==> flow/design.v <==
module CPU
(
    input  logic CLK,
    input  logic RES,
    output logic        IF_REQ,
    output logic [15:0] IF_ADDR,
    input  logic [ 3:0] IF_CODE,
    input  logic        IF_RDY,
    output logic        DM_REQ,
    output logic        DM_WRITE,
    output logic [14:0] DM_ADDR,
    output logic [ 7:0] DM_WDATA,
    input  logic [ 7:0] DM_RDATA,
    input  logic        DM_RDY,
    output logic        IO_REQ,
    output logic        IO_WRITE,
    output logic [ 1:0] IO_ADDR,
    output logic [ 7:0] IO_WDATA,
    input  logic [ 7:0] IO_RDATA,
    input  logic        IO_RDY
);
logic slot;
assign slot = IF_RDY & DM_RDY & IO_RDY;
logic        if_do;
logic        if_do_dphase;
logic [15:0] if_addr;  
logic [ 3:0] if_code;
logic [ 3:0] if_code_keep;
assign IF_REQ  = if_do & slot;
assign IF_ADDR = if_addr;
always_ff @(posedge CLK, posedge RES)
begin
    if (RES)
        if_do_dphase <= 1'b0;
    else if (IF_REQ & IF_RDY)
        if_do_dphase <= 1'b1;
    else if (IF_RDY)
        if_do_dphase <= 1'b0;
end
always_ff @(posedge CLK, posedge RES)
begin
    if (RES)
        if_code_keep <= 4'hf;
    else if (if_do_dphase & IF_RDY)
        if_code_keep <= IF_CODE;    
end
assign if_code = (if_do_dphase & IF_RDY)? IF_CODE : if_code_keep;
logic        dr_do;
logic        dr_do_dphase;
logic        dw_do;
logic [14:0] dm_addr;
logic [ 7:0] dw_data;
logic [ 7:0] dr_data;
logic [ 7:0] dr_data_keep;
assign DM_REQ   = (dr_do | dw_do) & slot;
assign DM_WRITE = dw_do;
assign DM_ADDR  = dm_addr;
assign DM_WDATA = dw_data;
always_ff @(posedge CLK, posedge RES)
begin
    if (RES)
        dr_do_dphase <= 1'b0;
    else if (DM_REQ & ~DM_WRITE & DM_RDY)
        dr_do_dphase <= 1'b1;
    else if (DM_RDY)
        dr_do_dphase <= 1'b0;
end
always_ff @(posedge CLK, posedge RES)
begin
    if (RES)
        dr_data_keep <= 8'h00;
    else if (dr_do_dphase & DM_RDY)
        dr_data_keep <= DM_RDATA;    
end
assign dr_data = (dr_do_dphase & DM_RDY)? DM_RDATA : dr_data_keep;
logic       ir_do;
logic       iw_do;
logic       ir_do_dphase;
logic [7:0] iw_data;
logic [7:0] ir_data;
logic [7:0] ir_data_keep;
logic [1:0] io_addr;
always_ff @(posedge CLK, posedge RES)
begin
    if (RES)
        ir_do_dphase <= 1'b0;
    else if (IO_REQ & ~IO_WRITE & IO_RDY)
        ir_do_dphase <= 1'b1;
    else if (slot)
        ir_do_dphase <= 1'b0;
end
assign IO_REQ   = (ir_do | iw_do) & slot;
assign IO_WRITE = iw_do;
assign IO_ADDR  = io_addr;
assign IO_WDATA = iw_data;
always_ff @(posedge CLK, posedge RES)
begin
    if (RES)
        ir_data_keep <= 8'h00;
    else if (ir_do_dphase & IO_RDY)
        ir_data_keep <= IO_RDATA;    
end
assign ir_data = (ir_do_dphase & IO_RDY)? IO_RDATA : ir_data_keep;
logic [15:0] pc;   
logic        pc_clr;
logic        pc_inc;
logic        pc_dec;
logic        pc_inc2;
logic        pc_dec2;
always_ff @(posedge CLK, posedge RES)
begin
    if (RES)
        pc <= 16'h0000;
    else if (pc_clr & slot)
        pc <= 16'h0000;
    else if (pc_inc & slot)
        pc <= pc + 16'h0001;
    else if (pc_dec & slot)
        pc <= pc - 16'h0001;
    else if (pc_inc2 & slot)
        pc <= pc + 16'h0002;
    else if (pc_dec2 & slot)
        pc <= pc - 16'h0002;
end
assign if_addr = pc;
logic [14:0] ptr;  
logic        ptr_clr;
logic        ptr_inc;
logic        ptr_dec;
logic        ptr_end;
always_ff @(posedge CLK, posedge RES)
begin
    if (RES)
        ptr <= 15'h0000;
    else if (ptr_clr & slot)
        ptr <= 15'h0000;
    else if (ptr_inc & slot)
        ptr <= ptr + 15'h0001;
    else if (ptr_dec & slot)
        ptr <= ptr - 15'h0001;
end
assign dm_addr = ptr;
assign ptr_end      = (ptr == 15'h001d);
logic [15:0] indent;
logic        indent_clr;
logic        indent_inc;
logic        indent_dec;
logic        indent_zero;
logic        indent_plus;
always_ff @(posedge CLK, posedge RES)
begin
    if (RES)
        indent <= 16'h0000;
    else if (indent_clr & slot)
        indent <= 16'h0000;
    else if (indent_inc & slot)
        indent <= indent + 16'h0001;
    else if (indent_dec & slot)
        indent <= indent - 16'h0001;
end
assign indent_zero = (indent == 16'h0000);
assign indent_plus = ~indent[15] & (|indent[14:0]);
logic [3:0] alufunc;
logic [7:0] aluinx;
logic [7:0] aluout;
logic       aluzero;
logic       aluinx_dr;
logic       aluinx_ir;
assign aluinx = (aluinx_dr)? dr_data
              : (aluinx_ir)? ir_data
              : 8'h00;
always_comb
begin
    case (alufunc)
        4'h0 : aluout = 8'h00;
        4'h1 : aluout = aluinx;
        4'h2  : aluout = aluinx + 8'h01;
        4'h3  : aluout = aluinx - 8'h01;
        default       : aluout = 8'h00;
    endcase
end
assign aluzero = (aluout == 8'h00);
assign dw_data = aluout;
assign iw_data = aluout;
logic [4:0] state;
logic [4:0] state_next;
logic [3:0] seq;
logic       seq_clr;
logic       seq_inc;
always_ff @(posedge CLK, posedge RES)
begin
    if (RES)
        state <= 5'h00;
    else if (slot)
        state <= state_next;
end
always_ff @(posedge CLK, posedge RES)
begin
    if (RES)
        seq <= 4'h0;
    else if (seq_clr & slot)
        seq <= 4'h0;
    else if (seq_inc & slot)
        seq <= seq + 4'h1;
end
always @*
begin
    state_next = 5'h00;
    seq_clr    = 1'b0;
    seq_inc    = 1'b0;
    if_do   = 1'b0;
    pc_clr  = 1'b0;
    pc_inc  = 1'b0;
    pc_dec  = 1'b0;
    pc_inc2 = 1'b0;
    pc_dec2 = 1'b0;
    ptr_clr = 1'b0;
    ptr_inc = 1'b0;
    ptr_dec = 1'b0;
    dr_do = 1'b0;
    dw_do = 1'b0;
    ir_do = 1'b0;
    iw_do = 1'b0;
    io_addr = 2'b00;
    indent_clr = 1'b0;
    indent_inc = 1'b0;
    indent_dec = 1'b0;
    alufunc   = 4'h0;
    aluinx_dr = 1'b0;
    aluinx_ir = 1'b0;
    casez ({state, seq})
        {5'h00, 4'h0} :
        begin
            pc_clr     = 1'b1;
            ptr_clr    = 1'b1;
            indent_clr = 1'b1;
            seq_inc    = 1'b1;
            state_next = 5'h00;
        end
        {5'h00, 4'h1} :
        begin
            if (ptr_end)
            begin
                dw_do   = 1'b1;
                alufunc = 4'h0;
                ptr_inc = 1'b1;
                seq_inc = 1'b1;
                state_next = 5'h00;
            end
            else
            begin
                dw_do   = 1'b1;
                alufunc = 4'h0;
                ptr_inc = 1'b1;
                state_next = 5'h00;
            end
        end
        {5'h00, 4'h2} :
        begin
            dr_do = 1'b1;
            seq_inc = 1'b1;
            state_next = 5'h00;
        end
        {5'h00, 4'h3} :
        begin
            aluinx_dr = 1'b1;
            alufunc   = 4'h1;
            iw_do = 1'b1;
            io_addr = 2'b10;
            ptr_inc = 1'b1;
            seq_inc = 1'b1;
            state_next = 5'h00;
        end
        {5'h00, 4'h4} :
        begin
            dr_do = 1'b1;
            seq_inc = 1'b1;
            state_next = 5'h00;
        end
        {5'h00, 4'h5} :
        begin
            aluinx_dr = 1'b1;
            alufunc   = 4'h1;
            iw_do = 1'b1;
            io_addr = 2'b11;
            ptr_clr = 1'b1;
            if_do  = 1'b1;
            pc_inc = 1'b1;
            seq_clr    = 1'b1;
            state_next = 5'h01;
        end
        {5'h01, 4'h0} :
        begin
            case (if_code)
                4'h0, 4'h1 :  
                begin
                    ptr_inc = ~if_code[0];
                    ptr_dec =  if_code[0];
                    if_do  = 1'b1;
                    pc_inc = 1'b1;
                    seq_clr    = 1'b1;
                    state_next = 5'h01;
                end
                4'h2, 4'h3 :
                begin
                    dr_do = 1'b1;
                    seq_inc    = 1'b1;
                    state_next = {1'b1, if_code};                
                end
                4'h4 :
                begin
                    dr_do = 1'b1;
                    seq_inc = 1'b1;
                    state_next = 5'h14;
                end
                4'h5 :
                begin
                    ir_do = 1'b1;
                    seq_inc = 1'b1;
                    state_next = 5'h15;
                end
                4'h6, 4'h7 :
                begin
                    dr_do = 1'b1;
                    seq_inc = 1'b1;
                    state_next = {1'b1, if_code};
                end
                4'h8 :
                begin
                    seq_clr = 1'b1;
                    state_next = 5'h00;
                end
                4'hf :
                begin
                    if_do  = 1'b1;
                    pc_inc = 1'b1;
                    seq_clr    = 1'b1;
                    state_next = 5'h01;
                end
                default :  
                begin
                    if_do  = 1'b1;
                    pc_inc = 1'b1;
                    seq_clr    = 1'b1;
                    state_next = 5'h01;
                end
            endcase        
        end        
        {5'h12, 4'h1}, {5'h13, 4'h1} :
        begin
            aluinx_dr = 1'b1;
            alufunc   = state[3:0];
            dw_do = 1'b1;
            if_do  = 1'b1;
            pc_inc = 1'b1;
            seq_clr    = 1'b1;
            state_next = 5'h01;
        end
        {5'h14, 4'h1} :
        begin
            aluinx_dr = 1'b1;
            alufunc   = 4'h1;
            iw_do = 1'b1;
            if_do  = 1'b1;
            pc_inc = 1'b1;
            seq_clr    = 1'b1;
            state_next = 5'h01;
        end
        {5'h15, 4'h1} :
        begin
            dr_do = 1'b1;
            seq_inc = 1'b1;
            state_next = 5'h15;
        end
        {5'h15, 4'h2} :
        begin
            aluinx_ir = 1'b1;
            alufunc   = 4'h1;
            dw_do = 1'b1;
            if_do  = 1'b1;
            pc_inc = 1'b1;
            seq_clr    = 1'b1;
            state_next = 5'h01;
        end
        {5'h16, 4'h1} :
        begin
            aluinx_dr = 1'b1;
            alufunc = 4'h1;
            if (~aluzero)
            begin
                if_do  = 1'b1;
                pc_inc = 1'b1;
                seq_clr    = 1'b1;
                state_next = 5'h01;
            end
            else
            begin
                if_do  = 1'b1;
                pc_inc = 1'b1;
                indent_clr = 1'b1;
                seq_inc = 1'b1;
                state_next = 5'h16;
            end
        end
        {5'h16, 4'h2} :
        begin
            if (indent_zero && (if_code == 4'h7))
            begin
                if_do  = 1'b1;
                pc_inc = 1'b1;
                seq_clr    = 1'b1;
                state_next = 5'h01;
            end
            else if (indent_plus && (if_code == 4'h7))
            begin
                indent_dec = 1'b1;
                if_do  = 1'b1;
                pc_inc = 1'b1;
                state_next = 5'h16;
            end
            else if (if_code == 4'h6)
            begin
                indent_inc = 1'b1;
                if_do  = 1'b1;
                pc_inc = 1'b1;
                state_next = 5'h16;
            end
            else
            begin
                if_do  = 1'b1;
                pc_inc = 1'b1;
                state_next = 5'h16;
            end                    
        end        
        {5'h17, 4'h1} :
        begin
            aluinx_dr = 1'b1;
            alufunc = 4'h1;
            if (aluzero)
            begin
                if_do  = 1'b1;
                pc_inc = 1'b1;
                seq_clr    = 1'b1;
                state_next = 5'h01;
            end
            else
            begin
                pc_dec2 = 1'b1;
                indent_clr = 1'b1;
                seq_inc = 1'b1;
                state_next = 5'h17;
            end
        end
        {5'h17, 4'h2} :
        begin
            if_do  = 1'b1;
            pc_dec = 1'b1;
            seq_inc = 1'b1;
            state_next = 5'h17;
        end
        {5'h17, 4'h3} :
        begin
            if (indent_zero && (if_code == 4'h6))
            begin
                pc_inc2 = 1'b1;
                seq_inc = 1'b1;
                state_next = 5'h17;
            end
            else if (indent_plus && (if_code == 4'h6))
            begin
                indent_dec = 1'b1;
                if_do  = 1'b1;
                pc_dec = 1'b1;
                state_next = 5'h17;
            end
            else if (if_code == 4'h7)
            begin
                indent_inc = 1'b1;
                if_do  = 1'b1;
                pc_dec = 1'b1;
                state_next = 5'h17;
            end
            else
            begin
                if_do  = 1'b1;
                pc_dec = 1'b1;
                state_next = 5'h17;
            end                    
        end        
        {5'h17, 4'h4} :
        begin
            if_do  = 1'b1;
            pc_inc = 1'b1;
            seq_clr    = 1'b1;
            state_next = 5'h01;
        end
        default :  
        begin
            seq_clr    = 1'b1;
            state_next = 5'h00;
        end
    endcase
end
endmodule
module CACHE
(
    input  logic CLK,
    input  logic RES,
    input  logic        IF_REQ,
    input  logic [15:0] IF_ADDR,
    output logic [ 3:0] IF_CODE,
    output logic        IF_RDY,
    input  logic        DM_REQ,
    input  logic        DM_WRITE,
    input  logic [14:0] DM_ADDR,
    input  logic [ 7:0] DM_WDATA,
    output logic [ 7:0] DM_RDATA,
    output logic        DM_RDY,
    output logic        BUS_REQ,
    output logic        BUS_WRITE,
    output logic [15:0] BUS_ADDR,
    output logic [ 7:0] BUS_WDATA,
    input  logic [ 7:0] BUS_RDATA,
    input  logic        BUS_RDY
);
logic if_slot;  
logic [10:0] ic_a0;  
logic [10:0] ic_a1;  
logic [10:0] ic_a2;  
logic [10:0] ic_a3;  
logic [31:0] ic_d0;  
logic [31:0] ic_d1;  
logic [31:0] ic_d2;  
logic [31:0] ic_d3;  
logic        ic_v0;  
logic        ic_v1;  
logic        ic_v2;  
logic        ic_v3;  
logic        if_hit;
logic        if_hit_dphase;
logic [ 4:0] if_hit_dphase_addr;  
assign if_hit = IF_REQ & ic_v0 & (IF_ADDR[4:3] == 2'b00) & (ic_a0 == IF_ADDR[15:5])
              | IF_REQ & ic_v1 & (IF_ADDR[4:3] == 2'b01) & (ic_a1 == IF_ADDR[15:5])
              | IF_REQ & ic_v2 & (IF_ADDR[4:3] == 2'b10) & (ic_a2 == IF_ADDR[15:5])
              | IF_REQ & ic_v3 & (IF_ADDR[4:3] == 2'b11) & (ic_a3 == IF_ADDR[15:5]);
always_ff @(posedge CLK, posedge RES)
begin
    if (RES)
    begin
        if_hit_dphase      <= 1'b0;
        if_hit_dphase_addr <= 5'b00_000;
    end
    else if (if_hit & if_slot)
    begin
        if_hit_dphase      <= 1'b1;
        if_hit_dphase_addr <= IF_ADDR[4:0];
    end
    else if (if_slot)
    begin
        if_hit_dphase      <= 1'b0;
        if_hit_dphase_addr <= 5'b00_000;
    end
end    
logic        if_mis_req;
logic [15:0] if_mis_req_addr;  
logic        if_mis_dphase;
logic [15:0] if_mis_dphase_addr;
logic [31:0] if_mis_dphase_rdata;
assign if_mis_req = IF_REQ & ~if_hit;
assign if_mis_req_addr = {1'b0, IF_ADDR[15:1]};
always_ff @(posedge CLK, posedge RES)
begin
    if (RES)
    begin
        if_mis_dphase      <= 1'b0;
        if_mis_dphase_addr <= 16'h0000;
    end
    else if (if_mis_req & if_slot)
    begin
        if_mis_dphase      <= 1'b1;
        if_mis_dphase_addr <= IF_ADDR[15:0];        
    end
    else if (if_slot)
    begin
        if_mis_dphase      <= 1'b0;
        if_mis_dphase_addr <= 16'h0000;
    end
end
always_ff @(posedge CLK, posedge RES)
begin
    if (RES)
    begin
        ic_v0 <= 1'b0;
        ic_v1 <= 1'b0;
        ic_v2 <= 1'b0;
        ic_v3 <= 1'b0;
    end
    else if (if_mis_req & if_slot & (IF_ADDR[4:3] == 2'b00))
        ic_v0 <= 1'b1;
    else if (if_mis_req & if_slot & (IF_ADDR[4:3] == 2'b01))
        ic_v1 <= 1'b1;
    else if (if_mis_req & if_slot & (IF_ADDR[4:3] == 2'b10))
        ic_v2 <= 1'b1;
    else if (if_mis_req & if_slot & (IF_ADDR[4:3] == 2'b11))
        ic_v3 <= 1'b1;
end
always_ff @(posedge CLK, posedge RES)
begin
    if (RES)
    begin
        ic_a0 <= 11'h000;
        ic_a1 <= 11'h000;
        ic_a2 <= 11'h000;
        ic_a3 <= 11'h000;
    end
    else if (if_mis_req & if_slot & (IF_ADDR[4:3] == 2'b00))
        ic_a0 <= IF_ADDR[15:5];
    else if (if_mis_req & if_slot & (IF_ADDR[4:3] == 2'b01))
        ic_a1 <= IF_ADDR[15:5];
    else if (if_mis_req & if_slot & (IF_ADDR[4:3] == 2'b10))
        ic_a2 <= IF_ADDR[15:5];
    else if (if_mis_req & if_slot & (IF_ADDR[4:3] == 2'b11))
        ic_a3 <= IF_ADDR[15:5];
end
always_ff @(posedge CLK, posedge RES)
begin
    if (RES)
    begin
        ic_d0 <= 32'h00000000;
        ic_d1 <= 32'h00000000;
        ic_d2 <= 32'h00000000;
        ic_d3 <= 32'h00000000;
    end
    else if (if_mis_dphase & if_slot & (if_mis_dphase_addr[4:3] == 2'b00))
        ic_d0 <= if_mis_dphase_rdata;
    else if (if_mis_dphase & if_slot & (if_mis_dphase_addr[4:3] == 2'b01))
        ic_d1 <= if_mis_dphase_rdata;
    else if (if_mis_dphase & if_slot & (if_mis_dphase_addr[4:3] == 2'b10))
        ic_d2 <= if_mis_dphase_rdata;
    else if (if_mis_dphase & if_slot & (if_mis_dphase_addr[4:3] == 2'b11))
        ic_d3 <= if_mis_dphase_rdata;
end
logic [3:0] ic_d0_out;
logic [3:0] ic_d1_out;
logic [3:0] ic_d2_out;
logic [3:0] ic_d3_out;
always @*
begin
    case (if_hit_dphase_addr[2:0])
        3'b000  : ic_d0_out = ic_d0[ 3: 0];
        3'b001  : ic_d0_out = ic_d0[ 7: 4];
        3'b010  : ic_d0_out = ic_d0[11: 8];
        3'b011  : ic_d0_out = ic_d0[15:12];
        3'b100  : ic_d0_out = ic_d0[19:16];
        3'b101  : ic_d0_out = ic_d0[23:20];
        3'b110  : ic_d0_out = ic_d0[27:24];
        3'b111  : ic_d0_out = ic_d0[31:28];
        default : ic_d0_out = 4'b1111;  
    endcase
end
always @*
begin
    case (if_hit_dphase_addr[2:0])
        3'b000  : ic_d1_out = ic_d1[ 3: 0];
        3'b001  : ic_d1_out = ic_d1[ 7: 4];
        3'b010  : ic_d1_out = ic_d1[11: 8];
        3'b011  : ic_d1_out = ic_d1[15:12];
        3'b100  : ic_d1_out = ic_d1[19:16];
        3'b101  : ic_d1_out = ic_d1[23:20];
        3'b110  : ic_d1_out = ic_d1[27:24];
        3'b111  : ic_d1_out = ic_d1[31:28];
        default : ic_d1_out = 4'b1111;  
    endcase
end
always @*
begin
    case (if_hit_dphase_addr[2:0])
        3'b000  : ic_d2_out = ic_d2[ 3: 0];
        3'b001  : ic_d2_out = ic_d2[ 7: 4];
        3'b010  : ic_d2_out = ic_d2[11: 8];
        3'b011  : ic_d2_out = ic_d2[15:12];
        3'b100  : ic_d2_out = ic_d2[19:16];
        3'b101  : ic_d2_out = ic_d2[23:20];
        3'b110  : ic_d2_out = ic_d2[27:24];
        3'b111  : ic_d2_out = ic_d2[31:28];
        default : ic_d2_out = 4'b1111;  
    endcase
end
always @*
begin
    case (if_hit_dphase_addr[2:0])
        3'b000  : ic_d3_out = ic_d3[ 3: 0];
        3'b001  : ic_d3_out = ic_d3[ 7: 4];
        3'b010  : ic_d3_out = ic_d3[11: 8];
        3'b011  : ic_d3_out = ic_d3[15:12];
        3'b100  : ic_d3_out = ic_d3[19:16];
        3'b101  : ic_d3_out = ic_d3[23:20];
        3'b110  : ic_d3_out = ic_d3[27:24];
        3'b111  : ic_d3_out = ic_d3[31:28];
        default : ic_d3_out = 4'b1111;  
    endcase
end
always @*
begin
    if (if_hit_dphase & if_slot)
    begin   
        IF_CODE = (if_hit_dphase_addr[4:3] == 2'b00)? ic_d0_out
                : (if_hit_dphase_addr[4:3] == 2'b01)? ic_d1_out
                : (if_hit_dphase_addr[4:3] == 2'b10)? ic_d2_out
                : (if_hit_dphase_addr[4:3] == 2'b11)? ic_d3_out
                : 4'hf;  
    end
    else if (if_mis_dphase & if_slot)
        IF_CODE = (if_mis_dphase_addr[2:0] == 3'b000)? if_mis_dphase_rdata[ 3: 0]
                : (if_mis_dphase_addr[2:0] == 3'b001)? if_mis_dphase_rdata[ 7: 4]
                : (if_mis_dphase_addr[2:0] == 3'b010)? if_mis_dphase_rdata[11: 8]
                : (if_mis_dphase_addr[2:0] == 3'b011)? if_mis_dphase_rdata[15:12]
                : (if_mis_dphase_addr[2:0] == 3'b100)? if_mis_dphase_rdata[19:16]
                : (if_mis_dphase_addr[2:0] == 3'b101)? if_mis_dphase_rdata[23:20]
                : (if_mis_dphase_addr[2:0] == 3'b110)? if_mis_dphase_rdata[27:24]
                : (if_mis_dphase_addr[2:0] == 3'b111)? if_mis_dphase_rdata[31:28]
                : 4'hf;  
    else
        IF_CODE = 4'hf;  
end
assign IF_RDY = if_slot;
logic dm_slot;  
logic [11:0] dc_a0;  
logic [11:0] dc_a1;  
logic [31:0] dc_d0;  
logic [31:0] dc_d1;  
logic        dc_v0;  
logic        dc_v1;  
logic        dm_hit;
logic        dm_hit_dphase;
logic        dm_hit_dphase_write;
logic [ 2:0] dm_hit_dphase_addr;  
logic [ 7:0] dm_hit_dphase_wdata;
logic [31:0] dm_hit_dphase_update_data0;
logic [31:0] dm_hit_dphase_update_data1;
assign dm_hit = DM_REQ & dc_v0 & ~DM_ADDR[2] & (dc_a0 == DM_ADDR[14:3])
              | DM_REQ & dc_v1 &  DM_ADDR[2] & (dc_a1 == DM_ADDR[14:3]);
always_ff @(posedge CLK, posedge RES)
begin
    if (RES)
    begin
        dm_hit_dphase       <= 1'b0;
        dm_hit_dphase_write <= 1'b0;
        dm_hit_dphase_addr  <= 3'b0_00;
        dm_hit_dphase_wdata <= 8'h00;
    end
    else if (dm_hit & dm_slot)
    begin
        dm_hit_dphase       <= 1'b1;
        dm_hit_dphase_write <= DM_WRITE;
        dm_hit_dphase_addr  <= DM_ADDR[2:0];
        dm_hit_dphase_wdata <= DM_WDATA;
    end
    else if (dm_slot)
    begin
        dm_hit_dphase       <= 1'b0;
        dm_hit_dphase_write <= 1'b0;
        dm_hit_dphase_addr  <= 3'b0_00;
        dm_hit_dphase_wdata <= 8'h00;
    end
end
logic        dm_mis_req;
logic        dm_mis_req_write;
logic [15:0] dm_mis_req_addr;
logic        dm_mis_replace;
logic [15:0] dm_mis_replace_addr;
logic        dm_mis_dphase;
logic [14:0] dm_mis_dphase_addr;
logic        dm_mis_dphase_write;
logic [ 7:0] dm_mis_dphase_wdata;
logic [31:0] dm_mis_dphase_rdata;
logic [31:0] dm_mis_dphase_update_data;
logic [31:0] dm_mis_dphase_writeback_data;
assign dm_mis_req       = DM_REQ & ~dm_hit;
assign dm_mis_req_write = DM_WRITE;
assign dm_mis_req_addr  = {1'b1, DM_ADDR};
assign dm_mis_replace   = dm_mis_req & dc_v0 & ~DM_ADDR[2]
                        | dm_mis_req & dc_v1 &  DM_ADDR[2];    
assign dm_mis_replace_addr = (~DM_ADDR[2])? {1'b1, dc_a0, 1'b0, 2'b00}
                           :                {1'b1, dc_a1, 1'b1, 2'b00};   
always_ff @(posedge CLK, posedge RES)
begin
    if (RES)
    begin
        dm_mis_dphase       <= 1'b0;
        dm_mis_dphase_write <= 1'b0;
        dm_mis_dphase_addr  <= 15'h0000;
        dm_mis_dphase_wdata <= 8'h00;
    end
    else if (dm_mis_req & dm_slot)
    begin
        dm_mis_dphase       <= 1'b1;
        dm_mis_dphase_write <= dm_mis_req_write;
        dm_mis_dphase_addr  <= DM_ADDR;
        dm_mis_dphase_wdata <= DM_WDATA;
    end
    else if (dm_slot)
    begin
        dm_mis_dphase       <= 1'b0;
        dm_mis_dphase_write <= 1'b0;
        dm_mis_dphase_addr  <= 15'h0000;
        dm_mis_dphase_wdata <= 8'h00;
    end
end
always_ff @(posedge CLK, posedge RES)
begin
    if (RES)
    begin
        dc_v0 <= 1'b0;
        dc_v1 <= 1'b0;
    end
    else if (dm_mis_req & dm_slot & ~DM_ADDR[2])
        dc_v0 <= 1'b1;
    else if (dm_mis_req & dm_slot &  DM_ADDR[2])
        dc_v1 <= 1'b1;
end
always_ff @(posedge CLK, posedge RES)
begin
    if (RES)
    begin
        dc_a0 <= 12'h000;
        dc_a1 <= 12'h000;
    end
    else if (dm_mis_req & dm_slot & ~DM_ADDR[2])
        dc_a0 <= DM_ADDR[14:3];
    else if (dm_mis_req & dm_slot &  DM_ADDR[2])
        dc_a1 <= DM_ADDR[14:3];
end
always_ff @(posedge CLK, posedge RES)
begin
    if (RES)
    begin
        dc_d0 <= 32'h00000000;
        dc_d1 <= 32'h00000000;
    end
    else if (dm_hit_dphase & dm_hit_dphase_write & dm_slot & ~dm_hit_dphase_addr[2])
        dc_d0 <= dm_hit_dphase_update_data0;
    else if (dm_hit_dphase & dm_hit_dphase_write & dm_slot &  dm_hit_dphase_addr[2])
        dc_d1 <= dm_hit_dphase_update_data1;
    else if (dm_mis_dphase & dm_mis_dphase_write & dm_slot & ~dm_mis_dphase_addr[2])
        dc_d0 <= dm_mis_dphase_update_data;
    else if (dm_mis_dphase & dm_mis_dphase_write & dm_slot &  dm_mis_dphase_addr[2])
        dc_d1 <= dm_mis_dphase_update_data;
    else if (dm_mis_dphase & dm_slot & ~dm_mis_dphase_addr[2])
        dc_d0 <= dm_mis_dphase_rdata;
    else if (dm_mis_dphase & dm_slot &  dm_mis_dphase_addr[2])
        dc_d1 <= dm_mis_dphase_rdata;
end
always @*
begin
    dm_hit_dphase_update_data0 = dc_d0;  
    if (dm_hit_dphase_addr[1:0] == 2'b00) dm_hit_dphase_update_data0[ 7: 0] = dm_hit_dphase_wdata;
    if (dm_hit_dphase_addr[1:0] == 2'b01) dm_hit_dphase_update_data0[15: 8] = dm_hit_dphase_wdata;
    if (dm_hit_dphase_addr[1:0] == 2'b10) dm_hit_dphase_update_data0[23:16] = dm_hit_dphase_wdata;
    if (dm_hit_dphase_addr[1:0] == 2'b11) dm_hit_dphase_update_data0[31:24] = dm_hit_dphase_wdata;
end
always @*
begin
    dm_hit_dphase_update_data1 = dc_d1;  
    if (dm_hit_dphase_addr[1:0] == 2'b00) dm_hit_dphase_update_data1[ 7: 0] = dm_hit_dphase_wdata;
    if (dm_hit_dphase_addr[1:0] == 2'b01) dm_hit_dphase_update_data1[15: 8] = dm_hit_dphase_wdata;
    if (dm_hit_dphase_addr[1:0] == 2'b10) dm_hit_dphase_update_data1[23:16] = dm_hit_dphase_wdata;
    if (dm_hit_dphase_addr[1:0] == 2'b11) dm_hit_dphase_update_data1[31:24] = dm_hit_dphase_wdata;
end
always @*
begin
    dm_mis_dphase_update_data = dm_mis_dphase_rdata;
    if (dm_mis_dphase_addr[1:0] == 2'b00) dm_mis_dphase_update_data[ 7: 0] = dm_mis_dphase_wdata;
    if (dm_mis_dphase_addr[1:0] == 2'b01) dm_mis_dphase_update_data[15: 8] = dm_mis_dphase_wdata;
    if (dm_mis_dphase_addr[1:0] == 2'b10) dm_mis_dphase_update_data[23:16] = dm_mis_dphase_wdata;
    if (dm_mis_dphase_addr[1:0] == 2'b11) dm_mis_dphase_update_data[31:24] = dm_mis_dphase_wdata;
end
always @*
begin
    if (dm_hit_dphase & ~dm_hit_dphase_write & dm_slot)
        DM_RDATA = (dm_hit_dphase_addr[2:0] == 3'b0_00)? dc_d0[ 7: 0]
                 : (dm_hit_dphase_addr[2:0] == 3'b0_01)? dc_d0[15: 8]
                 : (dm_hit_dphase_addr[2:0] == 3'b0_10)? dc_d0[23:16]
                 : (dm_hit_dphase_addr[2:0] == 3'b0_11)? dc_d0[31:24]
                 : (dm_hit_dphase_addr[2:0] == 3'b1_00)? dc_d1[ 7: 0]
                 : (dm_hit_dphase_addr[2:0] == 3'b1_01)? dc_d1[15: 8]
                 : (dm_hit_dphase_addr[2:0] == 3'b1_10)? dc_d1[23:16]
                 : (dm_hit_dphase_addr[2:0] == 3'b1_11)? dc_d1[31:24]
                 : 8'h00;
    else if (dm_mis_dphase & ~dm_mis_dphase_write & dm_slot)
        DM_RDATA = (dm_mis_dphase_addr[1:0] == 2'b00)? dm_mis_dphase_rdata[ 7: 0]
                 : (dm_mis_dphase_addr[1:0] == 2'b01)? dm_mis_dphase_rdata[15: 8]
                 : (dm_mis_dphase_addr[1:0] == 2'b10)? dm_mis_dphase_rdata[23:16]
                 : (dm_mis_dphase_addr[1:0] == 2'b11)? dm_mis_dphase_rdata[31:24]
                 : 8'h00;
    else
        DM_RDATA = 8'h00;
end
assign dm_mis_dphase_writeback_data
    = (dm_mis_req & dm_hit_dphase & ~dm_mis_req_addr[2] & ~dm_hit_dphase_addr[2])? dm_hit_dphase_update_data0
    : (dm_mis_req & dm_hit_dphase &  dm_mis_req_addr[2] &  dm_hit_dphase_addr[2])? dm_hit_dphase_update_data1
    : (dm_mis_req & ~dm_mis_req_addr[2])? dc_d0
    : (dm_mis_req &  dm_mis_req_addr[2])? dc_d1
    : (dm_mis_dphase                   )? dm_mis_dphase_update_data  
    : 32'h00000000;
assign DM_RDY = dm_slot;
logic        bus_req_inst;
logic        bus_req_data;
logic        bus_req_read;
logic        bus_req_wrte;
logic [15:0] bus_req_addr;
logic        bus_req_repl;
logic [15:0] bus_req_repl_addr;
logic [31:0] bus_req_wdata;
logic        bus_rdy;
logic [31:0] bus_rdy_rdata;
logic        if_mis_req_pend;
logic [15:0] if_mis_req_addr_pend;
assign bus_req_inst = (if_mis_req | if_mis_req_pend) & ~dm_mis_req;  
assign bus_req_data = dm_mis_req;
assign bus_req_read = dm_mis_req & ~dm_mis_req_write;
assign bus_req_wrte = dm_mis_req &  dm_mis_req_write;
assign bus_req_repl = dm_mis_replace;
assign bus_req_addr = (dm_mis_req     )? dm_mis_req_addr
                    : (if_mis_req_pend)? if_mis_req_addr_pend
                    : (if_mis_req     )? if_mis_req_addr
                    : 16'h0000;
assign bus_req_repl_addr = dm_mis_replace_addr;
assign bus_req_wdata = dm_mis_dphase_writeback_data;
assign if_mis_dphase_rdata = bus_rdy_rdata;
assign dm_mis_dphase_rdata = bus_rdy_rdata;
logic        bus_inst;
logic        bus_read;
logic        bus_wrte;
logic        bus_repl;
logic [15:0] bus_repl_addr;
logic [15:0] bus_pend_addr;
logic [31:0] bus_pend_wdata;
logic [31:0] bus_pend_rdata;
logic [ 2:0] bus_count;
logic        bus_count_end;
logic        bus_count_0123;
always_ff @(posedge CLK, posedge RES)
begin
    if (RES)
        bus_count <= 3'b000;
    else if (bus_req_inst & BUS_RDY)
        bus_count <= 3'b101;
    else if ((bus_req_read | bus_req_wrte) &  bus_req_repl & BUS_RDY)
        bus_count <= 3'b001;
    else if ((bus_req_read | bus_req_wrte) & ~bus_req_repl & BUS_RDY)
        bus_count <= 3'b101;
    else if (bus_count_end & BUS_RDY)
        bus_count <= bus_count;
    else if ((|bus_count) & BUS_RDY)
        bus_count <= bus_count + 3'b001;
end
assign bus_count_end  = (bus_count == 3'b000);
assign bus_count_0123 = ~bus_count[2];
always_ff @(posedge CLK, posedge RES)
begin
    if (RES)
        bus_inst <= 1'b0; 
    else if (bus_req_inst & BUS_RDY)
        bus_inst <= 1'b1; 
    else if (bus_count_end & BUS_RDY)
        bus_inst <= 1'b0; 
end
always_ff @(posedge CLK, posedge RES)
begin
    if (RES)
        bus_read <= 1'b0; 
    else if (bus_req_read & BUS_RDY)
        bus_read <= 1'b1; 
    else if (bus_count_end & BUS_RDY)
        bus_read <= 1'b0; 
end
always_ff @(posedge CLK, posedge RES)
begin
    if (RES)
        bus_wrte <= 1'b0; 
    else if (bus_req_wrte & BUS_RDY)
        bus_wrte <= 1'b1; 
    else if (bus_count_end & BUS_RDY)
        bus_wrte <= 1'b0; 
end
always_ff @(posedge CLK, posedge RES)
begin
    if (RES)
    begin
        bus_repl      <= 1'b0; 
        bus_repl_addr <= 16'h0000;
    end
    else if ((bus_req_read | bus_req_wrte) & BUS_RDY)
    begin
        bus_repl      <= bus_req_repl; 
        bus_repl_addr <= bus_req_repl_addr;
    end
    else if (bus_count_end & BUS_RDY)
    begin
        bus_repl      <= 1'b0; 
        bus_repl_addr <= 16'h0000;
    end
end
always_ff @(posedge CLK, posedge RES)
begin
    if (RES)
        bus_pend_addr <= 16'h0000;
    else if ((bus_req_inst | bus_req_read | bus_req_wrte) & BUS_RDY)
        bus_pend_addr <= bus_req_addr;
end
always_ff @(posedge CLK, posedge RES)
begin
    if (RES)
        bus_pend_wdata <= 32'h00000000;
    else if ((bus_req_read | bus_req_wrte) & BUS_RDY)
        bus_pend_wdata <= bus_req_wdata;
end
assign BUS_REQ = bus_req_inst | bus_req_read | bus_req_wrte
               | ((bus_inst | bus_read | bus_wrte) & ~bus_count_end);
assign BUS_WRITE = ((bus_req_read | bus_req_wrte) & bus_req_repl)? 1'b1
                 : (bus_req_inst  | bus_inst                    )? 1'b0
                 : ((bus_read | bus_wrte) & bus_count_0123)? 1'b1
                 : 1'b0;
assign BUS_ADDR
    = ((bus_req_read | bus_req_wrte) & ~bus_req_repl)? {bus_req_addr [15:2]    , 2'b00}
    : ((bus_req_read | bus_req_wrte) &  bus_req_repl)? {bus_req_repl_addr[15:2], 2'b00}
    : (bus_req_inst                                 )? {bus_req_addr[15:2]     , 2'b00}
    : ((bus_read | bus_wrte) & bus_count_0123)? {bus_repl_addr[15:2], bus_count[1:0]}
    : ((bus_read | bus_wrte)                 )? {bus_pend_addr[15:2], bus_count[1:0]}
    : (bus_inst                              )? {bus_pend_addr[15:2], bus_count[1:0]}
    : 16'h0000;
always @*
begin
    if (bus_req_read | bus_req_wrte)
    begin
        BUS_WDATA = bus_req_wdata[7:0];
    end
    else if (bus_read | bus_wrte)
    begin
        BUS_WDATA = (bus_count == 3'b001)? bus_pend_wdata[15: 8]
                  : (bus_count == 3'b010)? bus_pend_wdata[23:16]
                  : (bus_count == 3'b011)? bus_pend_wdata[31:24]
                  : 8'h00;
    end
    else
    begin
        BUS_WDATA = 8'h00;
    end
end
always_ff @(posedge CLK, posedge RES)
begin
    if (RES)
        bus_pend_rdata <= 32'h00000000;
    else if (bus_inst & BUS_RDY)
    begin
        if (bus_count == 3'b101)
            bus_pend_rdata[ 7: 0] <= BUS_RDATA;
        else if (bus_count == 3'b110)
            bus_pend_rdata[15: 8] <= BUS_RDATA;
        else if (bus_count == 3'b111)
            bus_pend_rdata[23:16] <= BUS_RDATA;
        else if (bus_count == 3'b000)
            bus_pend_rdata[31:24] <= BUS_RDATA;
    end
    else if ((bus_read | bus_wrte) & BUS_RDY)
    begin
        if (bus_count == 3'b101)
            bus_pend_rdata[ 7: 0] <= BUS_RDATA;
        else if (bus_count == 3'b110)
            bus_pend_rdata[15: 8] <= BUS_RDATA;
        else if (bus_count == 3'b111)
            bus_pend_rdata[23:16] <= BUS_RDATA;
        else if (bus_count == 3'b000)
            bus_pend_rdata[31:24] <= BUS_RDATA;
    end
end
assign bus_rdy = bus_count_end & BUS_RDY;
assign bus_rdy_rdata = {BUS_RDATA, bus_pend_rdata[23:0]};
always_ff @(posedge CLK, posedge RES)
begin
    if (RES)
    begin
        if_mis_req_pend      <= 1'b0;
        if_mis_req_addr_pend <= 16'h0000;
    end
    else if (if_mis_req & dm_mis_req & bus_rdy)
    begin
        if_mis_req_pend      <= if_mis_req;
        if_mis_req_addr_pend <= if_mis_req_addr;
    end
    else if (if_mis_req_pend & ~dm_mis_req & bus_rdy)
    begin
        if_mis_req_pend      <= 1'b0;
        if_mis_req_addr_pend <= 16'h0000;
    end
end
assign if_slot = bus_rdy & ~if_mis_req_pend;
assign dm_slot = bus_rdy | dm_hit_dphase;
endmodule
module bfcpu_core
(
    input  logic CLK,
    input  logic RES_N,
    output logic        BUS_REQ,
    output logic        BUS_WRITE,
    output logic [15:0] BUS_ADDR,
    output logic [ 7:0] BUS_WDATA,
    input  logic [ 7:0] BUS_RDATA,
    input  logic        BUS_RDY,
    output logic        IO_REQ,
    output logic        IO_WRITE,
    output logic [ 1:0] IO_ADDR,
    output logic [ 7:0] IO_WDATA,
    input  logic [ 7:0] IO_RDATA,
    input  logic        IO_RDY
);
logic        if_req;
logic [15:0] if_addr;
logic [ 3:0] if_code;
logic        if_rdy;
logic        dm_req;
logic        dm_write;
logic [14:0] dm_addr;
logic [ 7:0] dm_wdata;
logic [ 7:0] dm_rdata;
logic        dm_rdy;
CPU U_CPU
(
    .CLK (CLK),
    .RES (~RES_N),
    .IF_REQ  (if_req),
    .IF_ADDR (if_addr),
    .IF_CODE (if_code),
    .IF_RDY  (if_rdy),
    .DM_REQ   (dm_req),
    .DM_WRITE (dm_write),
    .DM_ADDR  (dm_addr),
    .DM_WDATA (dm_wdata),
    .DM_RDATA (dm_rdata),
    .DM_RDY   (dm_rdy),
    .IO_REQ   (IO_REQ),
    .IO_WRITE (IO_WRITE),
    .IO_ADDR  (IO_ADDR),
    .IO_WDATA (IO_WDATA),
    .IO_RDATA (IO_RDATA),
    .IO_RDY   (IO_RDY)
);
CACHE U_CACHE
(
    .CLK (CLK),
    .RES (~RES_N),
    .IF_REQ  (if_req),
    .IF_ADDR (if_addr),
    .IF_CODE (if_code),
    .IF_RDY  (if_rdy),
    .DM_REQ   (dm_req),
    .DM_WRITE (dm_write),
    .DM_ADDR  (dm_addr),
    .DM_WDATA (dm_wdata),
    .DM_RDATA (dm_rdata),
    .DM_RDY   (dm_rdy),
    .BUS_REQ   (BUS_REQ),
    .BUS_WRITE (BUS_WRITE),
    .BUS_ADDR  (BUS_ADDR),
    .BUS_WDATA (BUS_WDATA),
    .BUS_RDATA (BUS_RDATA),
    .BUS_RDY   (BUS_RDY)
);
endmodule
Reports on bfcpu_core
The steps from the RTL of bfcpu_core to its reports follow in flow order.
Lines are those of the file above, counted from 1.
Cell names lack the library's common part.
The mark -- stands for no value.

inputs
  top module = bfcpu_core
  clock = CLK
  standard-cell library = sky130hd
  library corner = tt_025C_1v80

Elaborated design
Yosys after proc, flatten, opt, wreduce and memory -nomap, before mapping. Memory bits, and registers merged into a memory's read port (data or address), are not among the register bits. Print and check cells are not counted.

word-level totals
  bits in registers = 502
  latch bits = 0
  memory bits (writable) = 0
  memory bits (read-only) = 0
  word width x clocked read ports = 0
  memories = 0
  bits of input ports = 20
  output and inout bits = 38

operators by class
  add/subtract/negate cells = 12
  $mul = 0
  divide/modulo/power cells = 0
  magnitude comparators = 0
  eq/ne operators = 82
  shift-type cells = 0
  multiplexer cells = 202
  bitwise logic cells = 153
  reduce/logical cells = 68

operator list
  kind                                                            number
  32-bit two-way mux                                              15
  8-bit two-way mux                                               56
  16-bit two-way mux                                              20
  4-bit parallel mux with 8-bit select                            4
  1-bit bitwise AND                                               112
  9-bit equality test with constant B                             11
  15-bit two-way mux                                              5
  4-bit two-way mux                                               17
  1-bit two-way mux                                               54
  3-bit equality test with constant B                             15
  11-bit equality test                                            4
  5-bit parallel mux with 7-bit select                            1
  5-bit two-way mux                                               7
  16-bit by 1-bit adder with 16-bit output with constant B        2
  16-bit by 1-bit subtractor with 16-bit output with constant B   2
  2-bit nonzero test                                              14
  3-bit two-way mux                                               9
  1-bit inverter                                                  24
  12-bit equality test                                            2
  3-bit by 2-bit equality test with 1-bit output with constant B  8
  6-bit OR reduction                                              4
  8-bit parallel mux with 3-bit select                            1
  2-bit equality test with constant B                             10
  5-bit parallel mux with 4-bit select                            1
  9-bit by 2-bit equality test with 1-bit output with constant B  2
  9-bit by 3-bit equality test with 1-bit output with constant B  2
  1-bit OR                                                        17
  16-bit by 2-bit adder with 16-bit output with constant B        1

Other operator kinds: 47; their cells: 97.

Depth
Longest topological path by Yosys (ltp), each cell counted once; first at word level (registers and memories cut), then after technology mapping (sequential cells cut; the memories' decode and read muxes count).

depth
  depth in word-level cells = 33
  ABC_AREA = 0
  gate-level depth with buffers = 24
  depth with buffers taken out = 23

Mapped cells and area
Source: synth_stat.txt of the flow (Yosys; design flattened, memories mapped). It holds for the ABC_AREA given above (unset counts as 0); a run with the other value may have another netlist.
The area totals of this step are shown rounded.

cell types
  cell type  number  total area (um^2)
  dfrtp_1    475     11886.4
  mux2_2     230     2.59E+03
  mux2i_1    200     2001.92
  nand2_1    242     908.371
  nor2_1     219     822.038
  ha_1       58      725.696
  o21ai_0    135     675.648
  a221o_1    67      670.643
  xnor2_1    75      656.88
  o221ai_1   71      621.846
  mux4_2     27      608.083
  a21oi_1    104     520.499
  clkbuf_1   131     491.722
  xor2_1     41      359.094
  inv_1      94      352.838
  nor3_1     60      300.288
  nand3_1    50      250.24
  a22o_1     28      245.235

Other cell types: 97; their cells: 604.

mapped netlist
  mapped cells = 2911
  cell area after synthesis = 29500 um^2
  area of sequential cells = 12000 um^2
  mapped flip-flops = 479
  buffers = 228

The figures by module come from a second, unflattened synthesis with its own total; it is not the netlist above.

unflattened totals
  cell total of the unflattened synthesis = 3089
  area total of the unflattened synthesis = 29900 um^2

Rows give one instance, submodules left out.

by module
  module      instances  cells  area (um^2)  sequential area (um^2)
  CACHE       1          2195   22400        10000
  CPU         1          893    7440         1980
  bfcpu_core  1          1      3.8          0.0

Path before layout
Path of least setup slack by OpenSTA after synthesis, without wires, with an ideal clock, recovery checks aside; 20% of the period is set as input and as output delay. Where synthesis merged equal registers, the netlist keeps one of their names.

timing path after synthesis
  path type = input -> output
  start = input port BUS_RDY
  end = output port BUS_ADDR[15]
  clock period = 10000 ps
  input delay = 2000 ps
  external output delay = 2000 ps
  time at the first pin = 2000 ps
  arrival = 5883 ps
  data required time = 8000 ps
  path slack = 2117 ps
  path delay = 3883 ps
  stages = 18
  buffers on the path = 3
  synthesis period reached = 7883 ps

"path delay" = arrival - input delay + setup time.
At an output port there is no setup time.
"stages" counts driving pins, that of a launching flip-flop among them; a cell with two outputs on the path counts twice.
"synthesis period reached" = period - worst setup slack (recovery checks aside). The figure is calculated, with input and output delays left at 20% of the set period.
Between the ends stands the longest chain of elaborated cells between them, by number of cells; it is not shown to be the way that was timed. Of several equally long chains one is given.
Each line given opens the expression or statement behind the cell; cells for indexed reads and writes are added by Yosys, which also makes memories of some case tables.

on the way, after synthesis
  path through = and3b_1 clkbuf_1 o2111a_1 a221o_1 o2bb2ai_1 fa_1 a211oi_1 o21bai_1 a21oi_1 xor2_1 o221ai_2 nor3_1 nand4b_2 o21ai_4 o21a_4 buf_6 buf_4 o41ai_1
  length of the longest elaborated chain = 26

ends and longest elaborated chain, after synthesis
  element             RTL line  source
  start: declaration  1110      input  logic        BUS_RDY,
  1-bit bitwise AND   1078      assign bus_rdy = bus_count_end & BUS_RDY;
  1-bit OR            1099      assign dm_slot = bus_rdy | dm_hit_dphase;
  1-bit bitwise AND   890       else if (dm_mis_dphase & ~dm_mis_dphase_write & dm_slot)
  8-bit two-way mux   890
  8-bit two-way mux   880       if (dm_hit_dphase & ~dm_hit_dphase_write & dm_slot)
  8-bit two-way mux   75        assign dr_data = (dr_do_dphase & DM_RDY)? DM_RDATA : dr_data_keep;
  8-bit two-way mux   169       assign aluinx = (aluinx_dr)? dr_data
  [12 not listed]     --
  1-bit inverter      569       assign if_mis_req = IF_REQ & ~if_hit;
  1-bit bitwise AND   569
  1-bit OR            919       assign bus_req_inst = (if_mis_req | if_mis_req_pend) & ~dm_mis_req;
  1-bit bitwise AND   919
  16-bit two-way mux  1028      : (bus_req_inst                                 )? {bus_req_addr[15:2]     , 2'b00}
  16-bit two-way mux  1027      : ((bus_req_read | bus_req_wrte) &  bus_req_repl)? {bus_req_repl_addr[15:2], 2'b00}
  16-bit two-way mux  1026      = ((bus_req_read | bus_req_wrte) & ~bus_req_repl)? {bus_req_addr [15:2]    , 2'b00}
  end: declaration    1107      output logic [15:0] BUS_ADDR,

Some nets on the timed path still bear RTL names; the line given drives or declares the net.

named nets, after synthesis
  signal            RTL line  source
  U_CPU.dr_data[1]  75
  IO_WDATA[6]       174       case (alufunc)

Worst path after layout
Path of least setup slack in the final report of entry A (OpenROAD, finished layout, wires in). Where an end is a register, its clock arrival counts in the times.
The path's times are printed in steps of 10 ps; the period is the one set.

timing path post-layout
  path type = input -> output
  start = input port BUS_RDY
  end = output port BUS_ADDR[2]
  clock period = 9740 ps
  input delay = 1950 ps
  external output delay = 1950 ps
  time at the first pin = 1950 ps
  arrival = 7440 ps
  data required time = 7790 ps
  path slack = 350 ps
  stages = 21
  buffers on the path = 4

Between the ends stands the longest chain of elaborated cells between them, by number of cells; it is not shown to be the way that was timed. Of several equally long chains one is given.

on the way, post-layout
  path through = clkdlybuf4s50_1 and3b_1 o21ai_2 buf_4 a22oi_1 o31ai_1 a21oi_1 inv_1 ha_1 nor2b_1 o21ai_0 o211ai_1 a31oi_1 xnor3_1 o22ai_2 o21ai_4 o21a_4 buf_4 or3_1 a41oi_2 clkdlybuf4s50_1
  length of the longest elaborated chain = 27

ends and longest elaborated chain, post-layout
  element             RTL line  source
  start: declaration  1110      input  logic        BUS_RDY,
  1-bit bitwise AND   1078      assign bus_rdy = bus_count_end & BUS_RDY;
  1-bit OR            1099      assign dm_slot = bus_rdy | dm_hit_dphase;
  1-bit bitwise AND   890       else if (dm_mis_dphase & ~dm_mis_dphase_write & dm_slot)
  8-bit two-way mux   890
  8-bit two-way mux   880       if (dm_hit_dphase & ~dm_hit_dphase_write & dm_slot)
  8-bit two-way mux   75        assign dr_data = (dr_do_dphase & DM_RDY)? DM_RDATA : dr_data_keep;
  8-bit two-way mux   169       assign aluinx = (aluinx_dr)? dr_data
  [13 not listed]     --
  1-bit bitwise AND   569       assign if_mis_req = IF_REQ & ~if_hit;
  15-bit two-way mux  926       : (if_mis_req     )? if_mis_req_addr
  16-bit two-way mux  925       : (if_mis_req_pend)? if_mis_req_addr_pend
  16-bit two-way mux  924       assign bus_req_addr = (dm_mis_req     )? dm_mis_req_addr
  16-bit two-way mux  1028      : (bus_req_inst                                 )? {bus_req_addr[15:2]     , 2'b00}
  16-bit two-way mux  1027      : ((bus_req_read | bus_req_wrte) &  bus_req_repl)? {bus_req_repl_addr[15:2], 2'b00}
  16-bit two-way mux  1026      = ((bus_req_read | bus_req_wrte) & ~bus_req_repl)? {bus_req_addr [15:2]    , 2'b00}
  end: declaration    1107      output logic [15:0] BUS_ADDR,

Some nets on the timed path still bear RTL names; the line given drives or declares the net.

named nets, post-layout
  signal            RTL line
  U_CPU.dr_data[5]  75

Module bfcpu_core, platform sky130hd: 5 stored runs of the flow (Yosys, OpenROAD) with differing settings, in no particular order. Input and output delays are each 20% of the period that was set; the output load is 0.01 pF.
By "clock period reached" is meant the clock period of the run minus its worst setup slack. This is arithmetic on one report: input and output delays are still those of the set period (20% each).
"allowed time less slack (worst setup path)" is the time allowed to the run's worst setup path (the clock period less input and output delay, where it has them) less its slack. Clock arrival times count: a late capture clock shortens it, a late launch clock lengthens it.
"overall power" is the tool's figure for a default switching activity; nothing was simulated.
"allowed time less slack (worst setup path)" is given in steps of 10 ps.
The results are shown rounded.
Settings: n/a = not set for that run.
Among the results, n/a means that no value is shown for the run.

setting or result                                entry A          entry B  entry C          entry D          entry E
CORE_UTILIZATION                                 40               58       32               21               21
period_ns                                        9.74             5.49     17.0             7.87             7.87
CAP_MARGIN                                       20               20       20               5                5
CORE_MARGIN                                      2                2        2                6                6
SLEW_MARGIN                                      20               35       20               30               30
CELL_PAD_IN_SITES_DETAIL_PLACEMENT               n/a              1        1                n/a              n/a
CELL_PAD_IN_SITES_GLOBAL_PLACEMENT               n/a              0        3                1                1
MAX_ROUTING_LAYER                                n/a              met4     n/a              met4             met4
MIN_ROUTING_LAYER                                n/a              met1     met2             met1             met2
PLACE_DENSITY_LB_ADDON                           n/a              0.25     n/a              0.22             0.29
SETUP_SLACK_MARGIN                               n/a              -0.25    n/a              0.03             0.03
CTS_CLUSTER_DIAMETER                             n/a              n/a      195              120              120
GPL_ROUTABILITY_DRIVEN                           n/a              n/a      0                0                0
GPL_TIMING_DRIVEN                                n/a              n/a      0                n/a              n/a
HOLD_SLACK_MARGIN                                n/a              n/a      0.25             -0.09            -0.09
PLACE_DENSITY                                    n/a              n/a      0.51             n/a              n/a
TNS_END_PERCENT                                  n/a              n/a      90               5                5
ABC_AREA                                         n/a              n/a      n/a              1                1
CORE_ASPECT_RATIO                                n/a              n/a      n/a              0.99             0.99
CTS_CLUSTER_SIZE                                 n/a              n/a      n/a              80               80
synthesis area (um^2)                            29500            n/a      29500            29800            29800
die area (um^2)                                  75900            n/a      94500            151000           151000
standard-cell area after routing (um^2)          32700            n/a      33800            33700            33800
utilization (%)                                  44.9             n/a      37.0             24.1             24.1
worst setup slack after layout (ps)              350              n/a      2840             443              360
total negative setup slack (ps)                  0                n/a      0                0                0
smallest hold slack (ps)                         465              n/a      472              473              474
overall power (mW)                               7.06             n/a      4.40             8.94             9.17
clock period reached (ps)                        9390             n/a      14157            7427             7510
allowed time less slack (worst setup path) (ps)  5490             n/a      7360             4280             5940
critical path kind                               input -> output  n/a      input -> output  input -> output  register -> output

Entry B: did not finish, routing stopped with GRT-0116
